==> flow/design.v <==
`timescale 1ns / 1ps
module fbindct_8bit #(
  parameter IN_WIDTH = 8,                                  
  parameter INT_BITS = 6,                                  
  parameter FRAC_BITS = 6,                                 
  parameter INTER_WIDTH = IN_WIDTH + INT_BITS + FRAC_BITS, 
  parameter OUT_WIDTH = 20                                 
)(
  input                                        clk,
  input                                        rst,
  input signed [8*IN_WIDTH-1:0]                x_in,         
  input                                        ready_in,     
  input                                        load,         
  output                                       valid_out,    
  output signed [8*OUT_WIDTH-1:0]              y_out         
);
parameter [1:0] IDLE = 2'b00;
parameter [1:0] WAIT = 2'b01;
parameter [1:0] SEND = 2'b10;
reg [1:0] state;
parameter [1:0] STAGE1 = 2'b00;
parameter [1:0] STAGE2 = 2'b01;
parameter [1:0] STAGE3 = 2'b10;
parameter [1:0] STAGE4 = 2'b11;
reg [1:0] stage;
reg signed [IN_WIDTH-1:0] x_reg_0, x_reg_1, x_reg_2, x_reg_3, x_reg_4, x_reg_5, x_reg_6, x_reg_7;
reg done;
assign valid_out = done;
always @(posedge clk) begin : state_machine
  if (rst) begin
    state <= IDLE;
    stage <= STAGE1;
    done <= 1'b0;
    x_reg_0 <= 0;
    x_reg_1 <= 0;
    x_reg_2 <= 0;
    x_reg_3 <= 0;
    x_reg_4 <= 0;
    x_reg_5 <= 0;
    x_reg_6 <= 0;
    x_reg_7 <= 0;
  end else begin
    case (state)
      IDLE: begin
        if(load) begin
          x_reg_0 <= x_in[1*IN_WIDTH-1:0*IN_WIDTH];
          x_reg_1 <= x_in[2*IN_WIDTH-1:1*IN_WIDTH];
          x_reg_2 <= x_in[3*IN_WIDTH-1:2*IN_WIDTH];
          x_reg_3 <= x_in[4*IN_WIDTH-1:3*IN_WIDTH];
          x_reg_4 <= x_in[5*IN_WIDTH-1:4*IN_WIDTH];
          x_reg_5 <= x_in[6*IN_WIDTH-1:5*IN_WIDTH];
          x_reg_6 <= x_in[7*IN_WIDTH-1:6*IN_WIDTH];
          x_reg_7 <= x_in[8*IN_WIDTH-1:7*IN_WIDTH];
          state <= WAIT;
        end
      end
      WAIT: begin
        case (stage)
          STAGE1: begin 
            stage <= STAGE2;
            done <= 1'b0;
          end
          STAGE2: stage <= STAGE3;
          STAGE3: stage <= STAGE4;
          STAGE4: begin 
            state <= SEND;
            stage <= STAGE1;
            done <= 1'b1;
          end
          default : begin 
            stage <= STAGE1;
          end
        endcase
      end
      SEND: begin
        if(ready_in) begin
          state <= IDLE;
          done <= 1'b0;
        end
      end
      default: state <= IDLE;
    endcase
  end
end
reg signed [INTER_WIDTH-1:0] a_reg_0, a_reg_1, a_reg_2, a_reg_3, a_reg_4, a_reg_5, a_reg_6, a_reg_7;
wire signed [INTER_WIDTH-1:0] a_wire_0, a_wire_1, a_wire_2, a_wire_3, a_wire_4, a_wire_5, a_wire_6, a_wire_7;
assign a_wire_0 = (x_reg_0 + x_reg_7) << FRAC_BITS;
assign a_wire_1 = (x_reg_1 + x_reg_6) << FRAC_BITS;
assign a_wire_2 = (x_reg_2 + x_reg_5) << FRAC_BITS;
assign a_wire_3 = (x_reg_3 + x_reg_4) << FRAC_BITS;
assign a_wire_4 = (x_reg_3 - x_reg_4) << FRAC_BITS;
assign a_wire_5 = (x_reg_2 - x_reg_5) << FRAC_BITS;
assign a_wire_6 = (x_reg_1 - x_reg_6) << FRAC_BITS;
assign a_wire_7 = (x_reg_0 - x_reg_7) << FRAC_BITS;
always @(posedge clk) begin : stage1
  if(rst) begin
    a_reg_0 <= 0;
    a_reg_1 <= 0;
    a_reg_2 <= 0;
    a_reg_3 <= 0;
    a_reg_4 <= 0;
    a_reg_5 <= 0;
    a_reg_6 <= 0;
    a_reg_7 <= 0;
  end else if(stage == STAGE1) begin
    a_reg_0 <= a_wire_0;
    a_reg_1 <= a_wire_1;
    a_reg_2 <= a_wire_2;
    a_reg_3 <= a_wire_3;
    a_reg_4 <= a_wire_4;
    a_reg_5 <= a_wire_5;
    a_reg_6 <= a_wire_6;
    a_reg_7 <= a_wire_7;
  end
end
reg signed [INTER_WIDTH-1:0] b_reg_0, b_reg_1;
wire signed [INTER_WIDTH-1:0] b_wire_0, b_wire_1;
assign b_wire_0 = (a_reg_5>>>2) + (a_reg_5>>>3) + a_reg_6;             
assign b_wire_1 = (b_wire_0>>>1) + (b_wire_0>>>3) - a_reg_5;           
always @(posedge clk) begin : stage2
  if(rst) begin
    b_reg_0 <= 0;
    b_reg_1 <= 0;
  end else if(stage == STAGE2) begin
    b_reg_0 <= b_wire_0;
    b_reg_1 <= b_wire_1;
  end
end
reg signed [INTER_WIDTH-1:0] c_reg_0, c_reg_1, c_reg_2, c_reg_3, c_reg_4, c_reg_5, c_reg_6, c_reg_7;
wire signed [INTER_WIDTH-1:0] c_wire_0, c_wire_1, c_wire_2, c_wire_3, c_wire_4, c_wire_5, c_wire_6, c_wire_7;
assign c_wire_0 = a_reg_0 + a_reg_3;
assign c_wire_1 = a_reg_2 + a_reg_1;
assign c_wire_2 = a_reg_1 - a_reg_2;
assign c_wire_3 = a_reg_0 - a_reg_3;
assign c_wire_4 = a_reg_4 + b_reg_1;
assign c_wire_5 = a_reg_4 - b_reg_1;
assign c_wire_6 = a_reg_7 - b_reg_0;
assign c_wire_7 = b_reg_0 + a_reg_7;
always @(posedge clk) begin : stage3 
  if(rst) begin
    c_reg_0 <= 0;
    c_reg_1 <= 0;
    c_reg_2 <= 0;
    c_reg_3 <= 0;
    c_reg_4 <= 0;
    c_reg_5 <= 0;
    c_reg_6 <= 0;
    c_reg_7 <= 0;
  end else if(stage == STAGE3) begin
    c_reg_0 <= c_wire_0;
    c_reg_1 <= c_wire_1;
    c_reg_2 <= c_wire_2;
    c_reg_3 <= c_wire_3;
    c_reg_4 <= c_wire_4;
    c_reg_5 <= c_wire_5;
    c_reg_6 <= c_wire_6;
    c_reg_7 <= c_wire_7;
  end
end
reg signed [INTER_WIDTH-1:0] d_reg_0, d_reg_1, d_reg_2, d_reg_3, d_reg_4, d_reg_5, d_reg_6;
wire signed [INTER_WIDTH-1:0] d_wire_0, d_wire_1, d_wire_2, d_wire_3, d_wire_4, d_wire_5, d_wire_6;
assign d_wire_0 = c_reg_0 + c_reg_1;                                          
assign d_wire_1 = (d_wire_0>>>1) - c_reg_1;                                   
assign d_wire_2 = c_reg_2 - ((c_reg_3>>>2) + (c_reg_3>>>3));                 
assign d_wire_3 = c_reg_3 + (d_wire_2>>>2) + (d_wire_2>>>3);                 
assign d_wire_4 = c_reg_4 - (c_reg_7>>>3);                                    
assign d_wire_5 = c_reg_5 + (c_reg_6>>>1) + (c_reg_6>>>2) + (c_reg_6>>>3);  
assign d_wire_6 = c_reg_6 - (d_wire_5>>>1);                                   
always @(posedge clk) begin : stage4 
  if(rst) begin
    d_reg_0 <= 0;
    d_reg_1 <= 0;
    d_reg_2 <= 0;
    d_reg_3 <= 0;
    d_reg_4 <= 0;
    d_reg_5 <= 0;
    d_reg_6 <= 0;
  end else if(stage == STAGE4) begin
    d_reg_0 <= d_wire_0;
    d_reg_1 <= d_wire_1;
    d_reg_2 <= d_wire_2;
    d_reg_3 <= d_wire_3;
    d_reg_4 <= d_wire_4;
    d_reg_5 <= d_wire_5;
    d_reg_6 <= d_wire_6;
  end
end
reg [INTER_WIDTH-1:0] c_reg7_delay;
always @(posedge clk) begin : delay_c_reg
  if (rst) begin
    c_reg7_delay <= 1'b0;
  end else begin
    c_reg7_delay <= c_reg_7;
  end
end
assign y_out[1*OUT_WIDTH-1:0*OUT_WIDTH] = d_reg_0;
assign y_out[2*OUT_WIDTH-1:1*OUT_WIDTH] = c_reg7_delay;
assign y_out[3*OUT_WIDTH-1:2*OUT_WIDTH] = d_reg_3;
assign y_out[4*OUT_WIDTH-1:3*OUT_WIDTH] = d_reg_6;
assign y_out[5*OUT_WIDTH-1:4*OUT_WIDTH] = d_reg_1;
assign y_out[6*OUT_WIDTH-1:5*OUT_WIDTH] = d_reg_5;
assign y_out[7*OUT_WIDTH-1:6*OUT_WIDTH] = d_reg_2;
assign y_out[8*OUT_WIDTH-1:7*OUT_WIDTH] = d_reg_4;
endmodule
[Step by step through the tools: fbindct_8bit]
What the tools print for fbindct_8bit, step after step.
Lines are those of the file above, counted from 1.
Library cell names are shortened.
The mark n/a stands for no value.
Inputs
  top: fbindct_8bit
  clock port: clk
  library: sky130hd
  library corner: tt_025C_1v80

[Word-level counts]
Source: Yosys, flattened and elaborated, memories not mapped. Widths are those after wreduce. Registers that Yosys merges into a memory's read port (data or address) are not register bits. Print and check cells do not count. Equal cells are merged and count once.
Storage and ports
  register bits after elaboration: 536
  input port bits: 68
  output and inout bits: 161
  elaborated cells: 91
Operators by class
  $add $sub $neg: 31
  equal/unequal tests: 9
  mux-type cells: 8
  reduce/logical cells: 6
Operator list (count)
  20-bit adder: 5
  20-bit subtractor: 4
  20-bit by 17-bit adder with 20-bit output: 2
  20-bit by 18-bit adder with 20-bit output: 2
  20-bit by 19-bit subtractor with 20-bit output: 2
  8-bit by 8-bit adder with 9-bit output: 4
  8-bit by 8-bit subtractor with 9-bit output: 4
  14-bit by 20-bit adder with 20-bit output: 1
  19-bit by 17-bit adder with 20-bit output: 1
  19-bit by 20-bit subtractor with 20-bit output: 1
  20-bit by 15-bit subtractor with 20-bit output: 1
  20-bit by 17-bit subtractor with 20-bit output: 1
  20-bit by 19-bit adder with 20-bit output: 1
  18-bit by 17-bit adder with 19-bit output: 1
  13-bit by 12-bit adder with 14-bit output: 1
  2-bit case mux with 4-bit select: 1
  2-bit equality test with constant B: 3
  2-bit inequality test with constant B: 3
  3-bit AND reduction: 2
  2-bit case mux with 3-bit select: 1
  2-bit 2-to-1 mux: 3
  2-bit by 1-bit equality test with 1-bit output with constant B: 2
  2-bit logical NOT: 2
  1-bit case mux with 2-bit select: 2
  3-bit inequality test with constant B: 1
  2-bit AND reduction: 1
  2-bit nonzero test: 1
  1-bit 2-to-1 mux: 1

[Depth]
Longest topological path by Yosys (ltp), each cell counted once; first at word level (registers and memories cut), then after technology mapping (sequential cells cut; the memories' decode and read muxes count).
Logic depth
  depth after elaboration: 4
  ABC_AREA: 0
  depth in mapped cells: 27
  mapped depth without buffers: 26

[Netlist]
Source: synth_stat.txt of the flow (Yosys; design flattened, memories mapped). It holds for the ABC_AREA given above (unset counts as 0); a run with the other value may have another netlist.
Mapped netlist
  standard cells after synthesis: 3446
  chip area (Yosys): 0.0286212 sq mm
  sequential area: 0.0087084 sq mm
  flip-flops: 435
  buffers: 172
Cells by type
  dfxtp_1: count 435, total area 8.71E+03 sq um
  ha_1: count 306, total area 3.83E+03 sq um
  nor2_1: count 506, total area 1.9E+03 sq um
  fa_1: count 89, total area 1.78E+03 sq um
  xnor2_1: count 167, total area 1.46E+03 sq um
  a21oi_1: count 287, total area 1.44E+03 sq um
  inv_1: count 372, total area 1.4E+03 sq um
  mux2i_1: count 120, total area 1.2E+03 sq um
  nand2_1: count 248, total area 930.893 sq um
  a211oi_1: count 99, total area 743.213 sq um
  o21ai_0: count 104, total area 520.499 sq um
  xor2_1: count 56, total area 490.47 sq um
  o21bai_1: count 65, total area 487.968 sq um
  clkbuf_1: count 113, total area 424.157 sq um
  a21o_1: count 55, total area 412.896 sq um
  o21a_1: count 38, total area 285.274 sq um
  nor3_1: count 49, total area 245.235 sq um
  a21boi_0: count 24, total area 180.173 sq um
Other cell types: 56; their cells: 313.

[Timing after synthesis]
Source: OpenSTA report_checks on the synthesized netlist (no wires, ideal clock, input and output delay 20% of the period each), path of least setup slack; recovery checks are left aside. Register names are those of the netlist, which keeps one name where synthesis merged equal registers.
Path post-synthesis
  path kind: register to register
  start point: reg c_reg_6[4]
  end point: reg d_reg_6[19]
  period: 10000 ps
  library setup time: 83 ps
  time at the first pin: 0 ps
  arrival: 5451 ps
  data required time: 9917 ps
  setup slack: 4467 ps
  delay of the path: 5534 ps
  stages on the path: 23
  buffers on the path: 0
  period reached after synthesis: 5533 ps
"delay of the path" is the arrival time less input delay plus setup time.
"stages on the path": output pins that drive a net of the path, with the launching flip-flop's if there is one; two outputs of one cell count as two.
"period reached after synthesis" = period - worst setup slack (recovery checks aside). The figure is calculated, with input and output delays left at 20% of the set period.
The rows between start and end are the longest chain of elaborated cells between them; the timing report does not say that the signal goes this way. Where chains are equally long, one stands for them.
Each line given opens the expression or statement behind the cell; cells for indexed reads and writes are added by Yosys, which also makes memories of some case tables.
On the way, post-synthesis
  path through: dfxtp_1 inv_1 fa_1 fa_1 inv_1 ha_1 a211oi_1 o21bai_2 a21oi_1 xor2_1 ha_1 a21o_1 a21oi_1 nor3b_1 a21oi_1 maj3_2 maj3_2 o21a_1 o211ai_2 o211ai_2 maj3_2 a2111o_1 o221ai_1
  cells in the longest elaborated chain: 4
  elaborated cells on any way between the ends: 4
  RTL lines with such cells: 2
  those cells by class: 4 x add/sub
Ends and longest elaborated chain, post-synthesis
  from (decl): RTL line 129  | reg signed [INTER_WIDTH-1:0] c_reg_0, c_reg_1, c_reg_2, c_reg_3, c_reg_4, c_reg_5, c_reg_6, c_reg_7;
  from (assign): RTL line 147  | c_reg_6 <= 0;
  from (assign): RTL line 156  | c_reg_6 <= c_wire_6;
  20-bit by 19-bit adder with 20-bit output: RTL line 167  | assign d_wire_5 = c_reg_5 + (c_reg_6>>>1) + (c_reg_6>>>2) + (c_reg_6>>>3);
  20-bit by 18-bit adder with 20-bit output: RTL line 167
  20-bit by 17-bit adder with 20-bit output: RTL line 167
  20-bit by 19-bit subtractor with 20-bit output: RTL line 168  | assign d_wire_6 = c_reg_6 - (d_wire_5>>>1);
  to (assign): RTL line 177  | d_reg_6 <= 0;
  to (assign): RTL line 185  | d_reg_6 <= d_wire_6;
  to (decl): RTL line 160  | reg signed [INTER_WIDTH-1:0] d_reg_0, d_reg_1, d_reg_2, d_reg_3, d_reg_4, d_reg_5, d_reg_6;

[Worst path after layout]
From the final timing report of stored run 1: the path of least setup slack in the routed layout; clock arrival at registers is part of the times.
The path's times are printed in steps of 10 ps; the period is the one set.
Path post-layout
  path kind: register to register
  start point: reg c_reg_5[2]
  end point: reg d_reg_6[19]
  period: 4790 ps
  library setup time: 80 ps
  time at the first pin: 660 ps
  arrival: 5830 ps
  data required time: 5380 ps
  setup slack: -450 ps
  stages on the path: 21
  buffers on the path: 0
The rows between start and end are the longest chain of elaborated cells between them; the timing report does not say that the signal goes this way. Where chains are equally long, one stands for them.
On the way, post-layout
  path through: dfxtp_2 fa_1 fa_2 fa_2 a211oi_2 o21bai_2 a21oi_2 xor2_2 ha_1 a21o_1 a21oi_2 nor3b_4 a21oi_2 maj3_2 maj3_2 o32a_1 o211ai_2 o211ai_2 maj3_2 a2111o_1 o221ai_2
  cells in the longest elaborated chain: 4
  elaborated cells on any way between the ends: 4
  RTL lines with such cells: 2
  those cells by class: 4 x add/sub
Ends and longest elaborated chain, post-layout
  from (decl): RTL line 129  | reg signed [INTER_WIDTH-1:0] c_reg_0, c_reg_1, c_reg_2, c_reg_3, c_reg_4, c_reg_5, c_reg_6, c_reg_7;
  from (assign): RTL line 146  | c_reg_5 <= 0;
  from (assign): RTL line 155  | c_reg_5 <= c_wire_5;
  20-bit by 19-bit adder with 20-bit output: RTL line 167  | assign d_wire_5 = c_reg_5 + (c_reg_6>>>1) + (c_reg_6>>>2) + (c_reg_6>>>3);
  20-bit by 18-bit adder with 20-bit output: RTL line 167
  20-bit by 17-bit adder with 20-bit output: RTL line 167
  20-bit by 19-bit subtractor with 20-bit output: RTL line 168  | assign d_wire_6 = c_reg_6 - (d_wire_5>>>1);
  to (assign): RTL line 177  | d_reg_6 <= 0;
  to (assign): RTL line 185  | d_reg_6 <= d_wire_6;
  to (decl): RTL line 160  | reg signed [INTER_WIDTH-1:0] d_reg_0, d_reg_1, d_reg_2, d_reg_3, d_reg_4, d_reg_5, d_reg_6;

Subject: flow runs of fbindct_8bit

Hi,

fbindct_8bit through Yosys and OpenROAD on sky130hd: 6 stored runs, unordered, with their settings and measured results. The constraints put input and output delay at 20% of the set period each and load the outputs with 0.01 pF.
"achieved clock period" = clock period - worst setup slack. The figure is calculated, with input and output delays left at 20% of the set period.
[stored run 1] settings: ABC_AREA=0, CAP_MARGIN=10, CELL_PAD_IN_SITES_DETAIL_PLACEMENT=1, CORE_MARGIN=4, CORE_UTILIZATION=17, CTS_CLUSTER_SIZE=78, HOLD_SLACK_MARGIN=-0.09, MAX_ROUTING_LAYER=met4, MIN_ROUTING_LAYER=met2, PLACE_DENSITY_LB_ADDON=0.19, SETUP_SLACK_MARGIN=1.13, SLEW_MARGIN=35, period_ns=4.79
[stored run 1] result: chip area after synthesis (Yosys) 0.0286212 sq mm, die area 0.174987 sq mm, standard-cell area of the final layout 0.0395592 sq mm, utilization 23.7%, worst setup slack after layout -449 ps, total negative slack -1696 ps, worst hold slack 461 ps, achieved clock period 5239 ps
[stored run 2] settings: ABC_AREA=0, CAP_MARGIN=10, CELL_PAD_IN_SITES_DETAIL_PLACEMENT=1, CORE_MARGIN=4, CORE_UTILIZATION=17, CTS_CLUSTER_SIZE=55, GPL_ROUTABILITY_DRIVEN=0, HOLD_SLACK_MARGIN=-0.09, MAX_ROUTING_LAYER=met4, MIN_ROUTING_LAYER=met2, PLACE_DENSITY_LB_ADDON=0.19, SLEW_MARGIN=35, period_ns=4.79
[stored run 2] result: chip area after synthesis (Yosys) 0.0286212 sq mm, die area 0.174987 sq mm, standard-cell area of the final layout 0.0381729 sq mm, utilization 22.8%, worst setup slack after layout -599 ps, total negative slack -2613 ps, worst hold slack 463 ps, achieved clock period 5389 ps
[stored run 3] settings: ABC_AREA=1, CAP_MARGIN=40, CELL_PAD_IN_SITES_DETAIL_PLACEMENT=1, CORE_ASPECT_RATIO=0.7, CORE_UTILIZATION=16, CTS_CLUSTER_SIZE=92, MIN_ROUTING_LAYER=met1, SLEW_MARGIN=30, period_ns=6.26, CORE_MARGIN=2
[stored run 3] result: chip area after synthesis (Yosys) 0.030463 sq mm, die area 0.193956 sq mm, standard-cell area of the final layout 0.037028 sq mm, utilization 19.6%, worst setup slack after layout 1150 ps, total negative slack 0 ps, worst hold slack 441 ps, achieved clock period 5110 ps
[stored run 4] settings: ABC_AREA=1, CAP_MARGIN=30, CELL_PAD_IN_SITES_DETAIL_PLACEMENT=1, CORE_MARGIN=4, CORE_UTILIZATION=17, CTS_CLUSTER_SIZE=78, HOLD_SLACK_MARGIN=0.02, MAX_ROUTING_LAYER=met5, PLACE_DENSITY=0.43, SETUP_SLACK_MARGIN=-0.53, period_ns=6.46, SLEW_MARGIN=20
[stored run 4] result: chip area after synthesis (Yosys) 0.030463 sq mm, die area 0.186033 sq mm, standard-cell area of the final layout 0.0370993 sq mm, utilization 20.8%, worst setup slack after layout 1525 ps, total negative slack 0 ps, worst hold slack 465 ps, achieved clock period 4935 ps
[stored run 5] settings: ABC_AREA=1, CAP_MARGIN=15, CELL_PAD_IN_SITES_DETAIL_PLACEMENT=0, CELL_PAD_IN_SITES_GLOBAL_PLACEMENT=0, CORE_ASPECT_RATIO=0.72, CORE_UTILIZATION=44, GPL_TIMING_DRIVEN=1, PLACE_DENSITY_LB_ADDON=0.13, period_ns=4.9, CORE_MARGIN=2, SLEW_MARGIN=20
[stored run 5] result: chip area after synthesis (Yosys) 0.030463 sq mm, die area 0.0713844 sq mm, standard-cell area of the final layout 0.0350912 sq mm, utilization 51.4%, worst setup slack after layout 322 ps, total negative slack 0 ps, worst hold slack 469 ps, achieved clock period 4578 ps
[stored run 6] settings: ABC_AREA=0, CAP_MARGIN=10, CELL_PAD_IN_SITES_DETAIL_PLACEMENT=1, CELL_PAD_IN_SITES_GLOBAL_PLACEMENT=2, CORE_MARGIN=4, CORE_UTILIZATION=17, CTS_CLUSTER_SIZE=55, GPL_ROUTABILITY_DRIVEN=0, HOLD_SLACK_MARGIN=-0.09, MAX_ROUTING_LAYER=met4, MIN_ROUTING_LAYER=met2, PLACE_DENSITY_LB_ADDON=0.19, SETUP_SLACK_MARGIN=1.39, SLEW_MARGIN=0, period_ns=4.79
[stored run 6] result: chip area after synthesis (Yosys) 0.0286212 sq mm, die area 0.174987 sq mm, standard-cell area of the final layout 0.039877 sq mm, utilization 23.8%, worst setup slack after layout -439 ps, total negative slack -1460 ps, worst hold slack 439 ps, achieved clock period 5229 ps

Regards
